==> flow/design.v <==
module ALU (a,b,ctrl,res,R15,res_we,R15_we);
	input signed [15:0] a,b;
	input [3:0] ctrl;
	output reg signed [15:0] res;
	output reg signed [15:0] R15;
	output reg res_we, R15_we;
	always@(*)begin
		res = 16'sd0;
		R15 = 16'sd0;
		res_we = 1'b1;
		R15_we = 1'b0;
		case(ctrl)
			3'b000: begin
						res = a + b;
					end
			3'b001: begin
						res = a - b;
					end
			3'b010: begin
						{R15,res} = a * b;
						R15_we = 1'b1;
					end
			3'b011: begin
						R15_we = 1'b1;
						if (b == 16'sd0) begin
							res = -16'sd1;
							R15 = a;
						end
						else begin
							res = a / b;
							R15 = a % b;
						end
					end
			3'b100: begin
						res = a & b;
					end
			3'b101: begin
						res = a | b;
					end
			default: begin
						res_we = 1'b0;
					end
		endcase
	end
endmodule
module alu16(clk, rst, a, b, ctrl, res, R15);
	input clk, rst;
	input [15:0] a, b;
	input [3:0] ctrl;
	output reg [15:0] res;
	output reg [15:0] R15;
	wire [15:0] alu_res, alu_R15;
	wire res_we, R15_we;
	ALU u_alu(.a(a), .b(b), .ctrl(ctrl), .res(alu_res), .R15(alu_R15), .res_we(res_we), .R15_we(R15_we));
	always @(posedge clk, negedge rst) begin
		if (~rst) begin
			res <= 16'h0000;
			R15 <= 16'h0000;
		end
		else begin
			if (res_we)
				res <= alu_res;
			if (R15_we)
				R15 <= alu_R15;
		end
	end
endmodule
### From RTL to reports: alu16

Tool output for the design above, in the order of the flow.
Line numbers count from 1 in the design file above.
Library cell names are shortened.
Not given: -

* design top: alu16
* clock port: clk
* cell library: sky130hd
* corner: tt_025C_1v80

### Elaborated design

Yosys after proc, flatten, opt, wreduce and memory -nomap, before mapping. Enables and synchronous resets that opt folds into registers are not counted as muxes. Memory bits, and registers merged into a memory's read port (data or address), are not among the register bits. Print and check cells are not counted. Equal cells are merged and count once.

* register bits: 32
* word-level cells: 24
* output and inout bits: 32
* bits of input ports: 38

* reductions and logical operators: 4
* equality and inequality tests: 5
* $add $sub $neg: 2
* div/mod/pow operators: 2
* bitwise gates (word level): 2
* mux-type cells: 6
* multiply operators: 1

Operators with widths (count)
* multiplier 16 x 16 -> 32 bit: 1
* divider 16 x 16 -> 16 bit: 1
* remainder unit 16 x 16 -> 16 bit: 1
* parallel mux 16 bit (select 6 bit): 1
* parallel mux 16 bit (select 2 bit): 1
* two-way mux 16 bit: 2
* adder 16 bit: 1
* subtractor 16 bit: 1
* AND 16 bit: 1
* OR 16 bit: 1
* zero test 16 bit: 1
* equality test 4 x 2 -> 1 bit (second input constant): 2
* equality test 4 x 3 -> 1 bit (second input constant): 2
* OR reduction 6 bit: 1
* equality test 4 x 1 -> 1 bit (second input constant): 1
* zero test 4 bit: 1
* OR reduction 2 bit: 1
* two-way mux 1 bit: 2

### Depth

Yosys ltp: most cells in a row. Word level: on the elaborated netlist, between registers, memories and ports. Mapped: between sequential cells and ports; inverters and the memories' decode and read muxes count.

* depth after elaboration: 3
* ABC_AREA: 0
* depth in mapped cells: 160
* gate-level depth less buffers: 146

### Mapped cells and area

Yosys stat after the flow's synthesis: flattened, memories mapped to cells. It holds for the ABC_AREA given above (unset counts as 0); a run with the other value may have another netlist.

* buffer cells: 127
* flip-flops: 32
* chip area (Yosys): 22454.0 um^2
* mapped cells: 2892
* area of sequential cells: 800.8 um^2

Cell types
* fa_1: count 264, total area 5.29E+03 um^2
* ha_1: count 244, total area 3.05E+03 um^2
* inv_1: count 345, total area 1.29E+03 um^2
* nand2_1: count 304, total area 1.14E+03 um^2
* xnor2_1: count 108, total area 945.907 um^2
* nor2_1: count 234, total area 878.342 um^2
* dfrtp_1: count 32, total area 800.768 um^2
* a21oi_1: count 151, total area 755.725 um^2
* o21ai_0: count 150, total area 750.72 um^2
* and2_1: count 104, total area 650.624 um^2
* xor2_1: count 73, total area 639.363 um^2
* clkbuf_1: count 97, total area 364.099 um^2
* o21a_1: count 41, total area 307.795 um^2
* a21o_1: count 36, total area 270.259 um^2
* a31oi_1: count 42, total area 262.752 um^2
* nor3_1: count 52, total area 260.25 um^2
* nand2b_1: count 39, total area 243.984 um^2
* mux2i_1: count 21, total area 210.202 um^2

Not listed: further types 83, cells in them 555.
The figures by module come from a second, unflattened synthesis with its own total; it is not the netlist above.

* cell total of the unflattened synthesis: 2883
* area total of the unflattened synthesis: 22749.3 um^2

Rows give one instance, submodules left out.

Modules
* ALU: area 21450.6 um^2, cells 2815, times used 1, seq. area 0.0 um^2
* alu16: area 1298.7 um^2, cells 68, times used 1, seq. area 800.8 um^2

### Worst setup path after synthesis

OpenSTA on the mapped netlist: ideal clock, no wires. The path of least setup slack (recovery checks aside). Input and output delay are each 20% of the period. Register names are those of the netlist, which keeps one name where synthesis merged equal registers.

* path type: input to register
* start: input b[0]
* end: register R15[14]
* setup slack: -0.136 ns
* clock period: 40.0 ns
* time at the first pin: 8.000 ns
* arrival: 40.003 ns
* input delay: 8.000 ns
* buffers on the path: 15
* setup time: 0.133 ns
* path delay: 32.136 ns
* stages on the path: 148
* required time: 39.867 ns
* synthesis period reached: 40.136 ns

"path delay" is the arrival time less input delay plus setup time.
"stages on the path": output pins that drive a net of the path, with the launching flip-flop's if there is one; two outputs of one cell count as two.
"synthesis period reached" = period - worst setup slack (recovery checks aside). The figure is calculated, with input and output delays left at 20% of the set period.
The rows between start and end are the longest chain of elaborated cells between them; the timing report does not say that the signal goes this way. Where chains are equally long, one stands for them.
A line is the first line of the expression or statement that the cell stems from. Yosys adds cells for indexed reads and writes and turns some case tables into memories.

* cells stage by stage: clkbuf_1 > clkbuf_1 > inv_1 > ha_1 > nor4b_4 > a41oi_2 > mux2i_4 > a2111oi_4 > buf_2 > nand2_1 > or2_2 > nand2_1 > o21ai_0 > ha_1 > o21a_1 > nor2_1 > or2_2 > nor4_4 > [112 not listed] > ha_1 > and2_1 > a31oi_1 > a311oi_1 > o21ai_0 > a21oi_1 > clkbuf_1 > clkbuf_1 > nor2_1 > a21oi_1 > ha_1 > nor3b_1 > nor4b_2 > nand3_1 > or3_1 > nor3_2 > mux2i_1 > o31ai_2
* cells in the longest elaborated chain: 3
* elaborated cells on any way between the ends: 5
* RTL lines with such cells: 4
* those cells by class: mul (1); div (1); mux (2); reduce/logical (1)

Ends and longest elaborated chain, post-synthesis
* from (decl): RTL line 48 `input [15:0] a, b;`
* remainder unit 16 x 16 -> 16 bit: RTL line 31 `R15 = a % b;`
* two-way mux 16 bit: RTL line 25 `if (b == 16'sd0) begin`
* parallel mux 16 bit (select 2 bit): RTL line 12 `case(ctrl)`
* to (assign): RTL line 58 `R15 <= 16'h0000;`
* to (assign): RTL line 64 `R15 <= alu_R15;`
* to (decl): RTL line 51 `output reg [15:0] R15;`

### Worst path after layout

From the final timing report of record 5: the path of least setup slack in the routed layout; clock arrival at registers is part of the times.

* path type: input to register
* start: input b[1]
* end: register R15[14]
* arrival: 52.05 ns
* input delay: 13.18 ns
* required time: 66.06 ns
* setup slack: 14.00 ns
* stages on the path: 140
* setup time: 0.14 ns
* buffers on the path: 6
* time at the first pin: 13.18 ns
* clock period: 65.9 ns

The rows between start and end are the longest chain of elaborated cells between them; the timing report does not say that the signal goes this way. Where chains are equally long, one stands for them.

* cells stage by stage: clkdlybuf4s50_1 > buf_4 > inv_1 > ha_1 > nor3b_1 > nand3_1 > a211oi_1 > o22ai_2 > nor2_1 > nand2_1 > or2_2 > nand2_1 > o21ai_0 > ha_1 > o21a_1 > nor2_1 > or2_2 > nor4_4 > [104 not listed] > a31oi_1 > o21ai_0 > ha_1 > nor2b_1 > o31ai_1 > a21oi_1 > o21ai_0 > a21oi_2 > buf_4 > nor2_1 > a31oi_1 > nor3b_1 > nor4b_2 > nand3_1 > or3_1 > nor3_2 > mux2i_1 > o31ai_2
* cells in the longest elaborated chain: 3
* elaborated cells on any way between the ends: 5
* RTL lines with such cells: 4
* those cells by class: mul (1); div (1); mux (2); reduce/logical (1)

Ends and longest elaborated chain, after layout
* from (decl): RTL line 48 `input [15:0] a, b;`
* remainder unit 16 x 16 -> 16 bit: RTL line 31 `R15 = a % b;`
* two-way mux 16 bit: RTL line 25 `if (b == 16'sd0) begin`
* parallel mux 16 bit (select 2 bit): RTL line 12 `case(ctrl)`
* to (assign): RTL line 58 `R15 <= 16'h0000;`
* to (assign): RTL line 64 `R15 <= alu_R15;`
* to (decl): RTL line 51 `output reg [15:0] R15;`

## Implementation results

6 stored runs of alu16 in the flow (synthesis by Yosys, layout by OpenROAD, sky130hd cells), in arbitrary order. Constraints: input delay and output delay 20% of the set period each, output load 0.01 pF.
"reached clock period" = clock period - worst setup slack. The figure is calculated, with input and output delays left at 20% of the set period.
"time used up by the worst setup path" = time allowed to the worst setup path (clock period - input delay - output delay, where it has them) - its slack; a late launch clock adds to it, a late capture clock takes from it.
"overall power" rests on the timing tool's default activity at the inputs, not on a simulated workload.

### Record 1

Settings: `ABC_AREA=1`, `CELL_PAD_IN_SITES_DETAIL_PLACEMENT=1`, `CORE_UTILIZATION=57`, `CTS_CLUSTER_SIZE=88`, `GPL_TIMING_DRIVEN=1`, `PLACE_DENSITY_LB_ADDON=0.01`, `SETUP_SLACK_MARGIN=0.99`, `period_ns=40.0`, `CAP_MARGIN=20`, `CORE_MARGIN=2`, `SLEW_MARGIN=20`

No results, routing failed with GRT-0116.

### Record 2

Settings: `ABC_AREA=1`, `CELL_PAD_IN_SITES_DETAIL_PLACEMENT=1`, `CELL_PAD_IN_SITES_GLOBAL_PLACEMENT=0`, `CORE_ASPECT_RATIO=0.65`, `CORE_UTILIZATION=72`, `CTS_CLUSTER_SIZE=88`, `GPL_TIMING_DRIVEN=1`, `PLACE_DENSITY_LB_ADDON=0.01`, `SETUP_SLACK_MARGIN=0.99`, `period_ns=30.8`, `CAP_MARGIN=20`, `CORE_MARGIN=2`, `SLEW_MARGIN=20`

No results, placement failed with DPL-0033.

### Record 3

Settings: `CELL_PAD_IN_SITES_DETAIL_PLACEMENT=2`, `CELL_PAD_IN_SITES_GLOBAL_PLACEMENT=1`, `CORE_MARGIN=5`, `CORE_UTILIZATION=31`, `CTS_CLUSTER_DIAMETER=359`, `GPL_ROUTABILITY_DRIVEN=0`, `HOLD_SLACK_MARGIN=0.05`, `MAX_ROUTING_LAYER=met4`, `MIN_ROUTING_LAYER=met1`, `PLACE_DENSITY=0.76`, `SLEW_MARGIN=25`, `TNS_END_PERCENT=50`, `period_ns=25.8`, `CAP_MARGIN=20`

No results, routing failed with GRT-0232.

### Record 4

Settings: `ABC_AREA=1`, `CELL_PAD_IN_SITES_DETAIL_PLACEMENT=0`, `CELL_PAD_IN_SITES_GLOBAL_PLACEMENT=1`, `CORE_ASPECT_RATIO=0.66`, `CORE_MARGIN=10`, `CORE_UTILIZATION=61`, `CTS_CLUSTER_DIAMETER=359`, `CTS_CLUSTER_SIZE=77`, `GPL_ROUTABILITY_DRIVEN=0`, `GPL_TIMING_DRIVEN=0`, `MAX_ROUTING_LAYER=met5`, `MIN_ROUTING_LAYER=met2`, `PLACE_DENSITY=0.76`, `SETUP_SLACK_MARGIN=5.0`, `SLEW_MARGIN=35`, `TNS_END_PERCENT=15`, `period_ns=53.5`, `CAP_MARGIN=20`

No results, routing failed with GRT-0116.

### Record 5

Settings: `CAP_MARGIN=30`, `CORE_UTILIZATION=58`, `CTS_CLUSTER_SIZE=22`, `GPL_TIMING_DRIVEN=1`, `MAX_ROUTING_LAYER=met4`, `MIN_ROUTING_LAYER=met1`, `PLACE_DENSITY_LB_ADDON=0.06`, `SETUP_SLACK_MARGIN=5.0`, `period_ns=65.9`, `CORE_MARGIN=2`, `SLEW_MARGIN=20`

- Overall power: 0.001378 W
- Die size: 40,304.6 um^2
- Final design utilization: 62.3%
- Post-synthesis cell area: 22,454.0 um^2
- Standard-cell area after routing: 23,956.7 um^2
- Setup TNS: 0.000 ns
- Time used up by the worst setup path: 38.72 ns
- Critical path type: input to register
- Worst setup slack after layout: 14.001 ns
- Final worst hold slack: 0.477 ns
- Reached clock period: 51.899 ns

### Record 6

Settings: `CELL_PAD_IN_SITES_GLOBAL_PLACEMENT=0`, `CORE_UTILIZATION=41`, `CTS_CLUSTER_SIZE=93`, `HOLD_SLACK_MARGIN=0.05`, `MAX_ROUTING_LAYER=met5`, `PLACE_DENSITY_LB_ADDON=0.12`, `SETUP_SLACK_MARGIN=5.0`, `SLEW_MARGIN=35`, `TNS_END_PERCENT=10`, `period_ns=48.3`, `CAP_MARGIN=20`, `CORE_MARGIN=2`

- Final worst hold slack: 0.490 ns
- Setup TNS: 0.000 ns
- Final design utilization: 46.5%
- Reached clock period: 41.594 ns
- Post-synthesis cell area: 22,454.0 um^2
- Time used up by the worst setup path: 31.93 ns
- Critical path type: input to register
- Overall power: 0.001947 W
- Worst setup slack after layout: 6.706 ns
- Standard-cell area after routing: 25,130.4 um^2
- Die size: 56,653.5 um^2
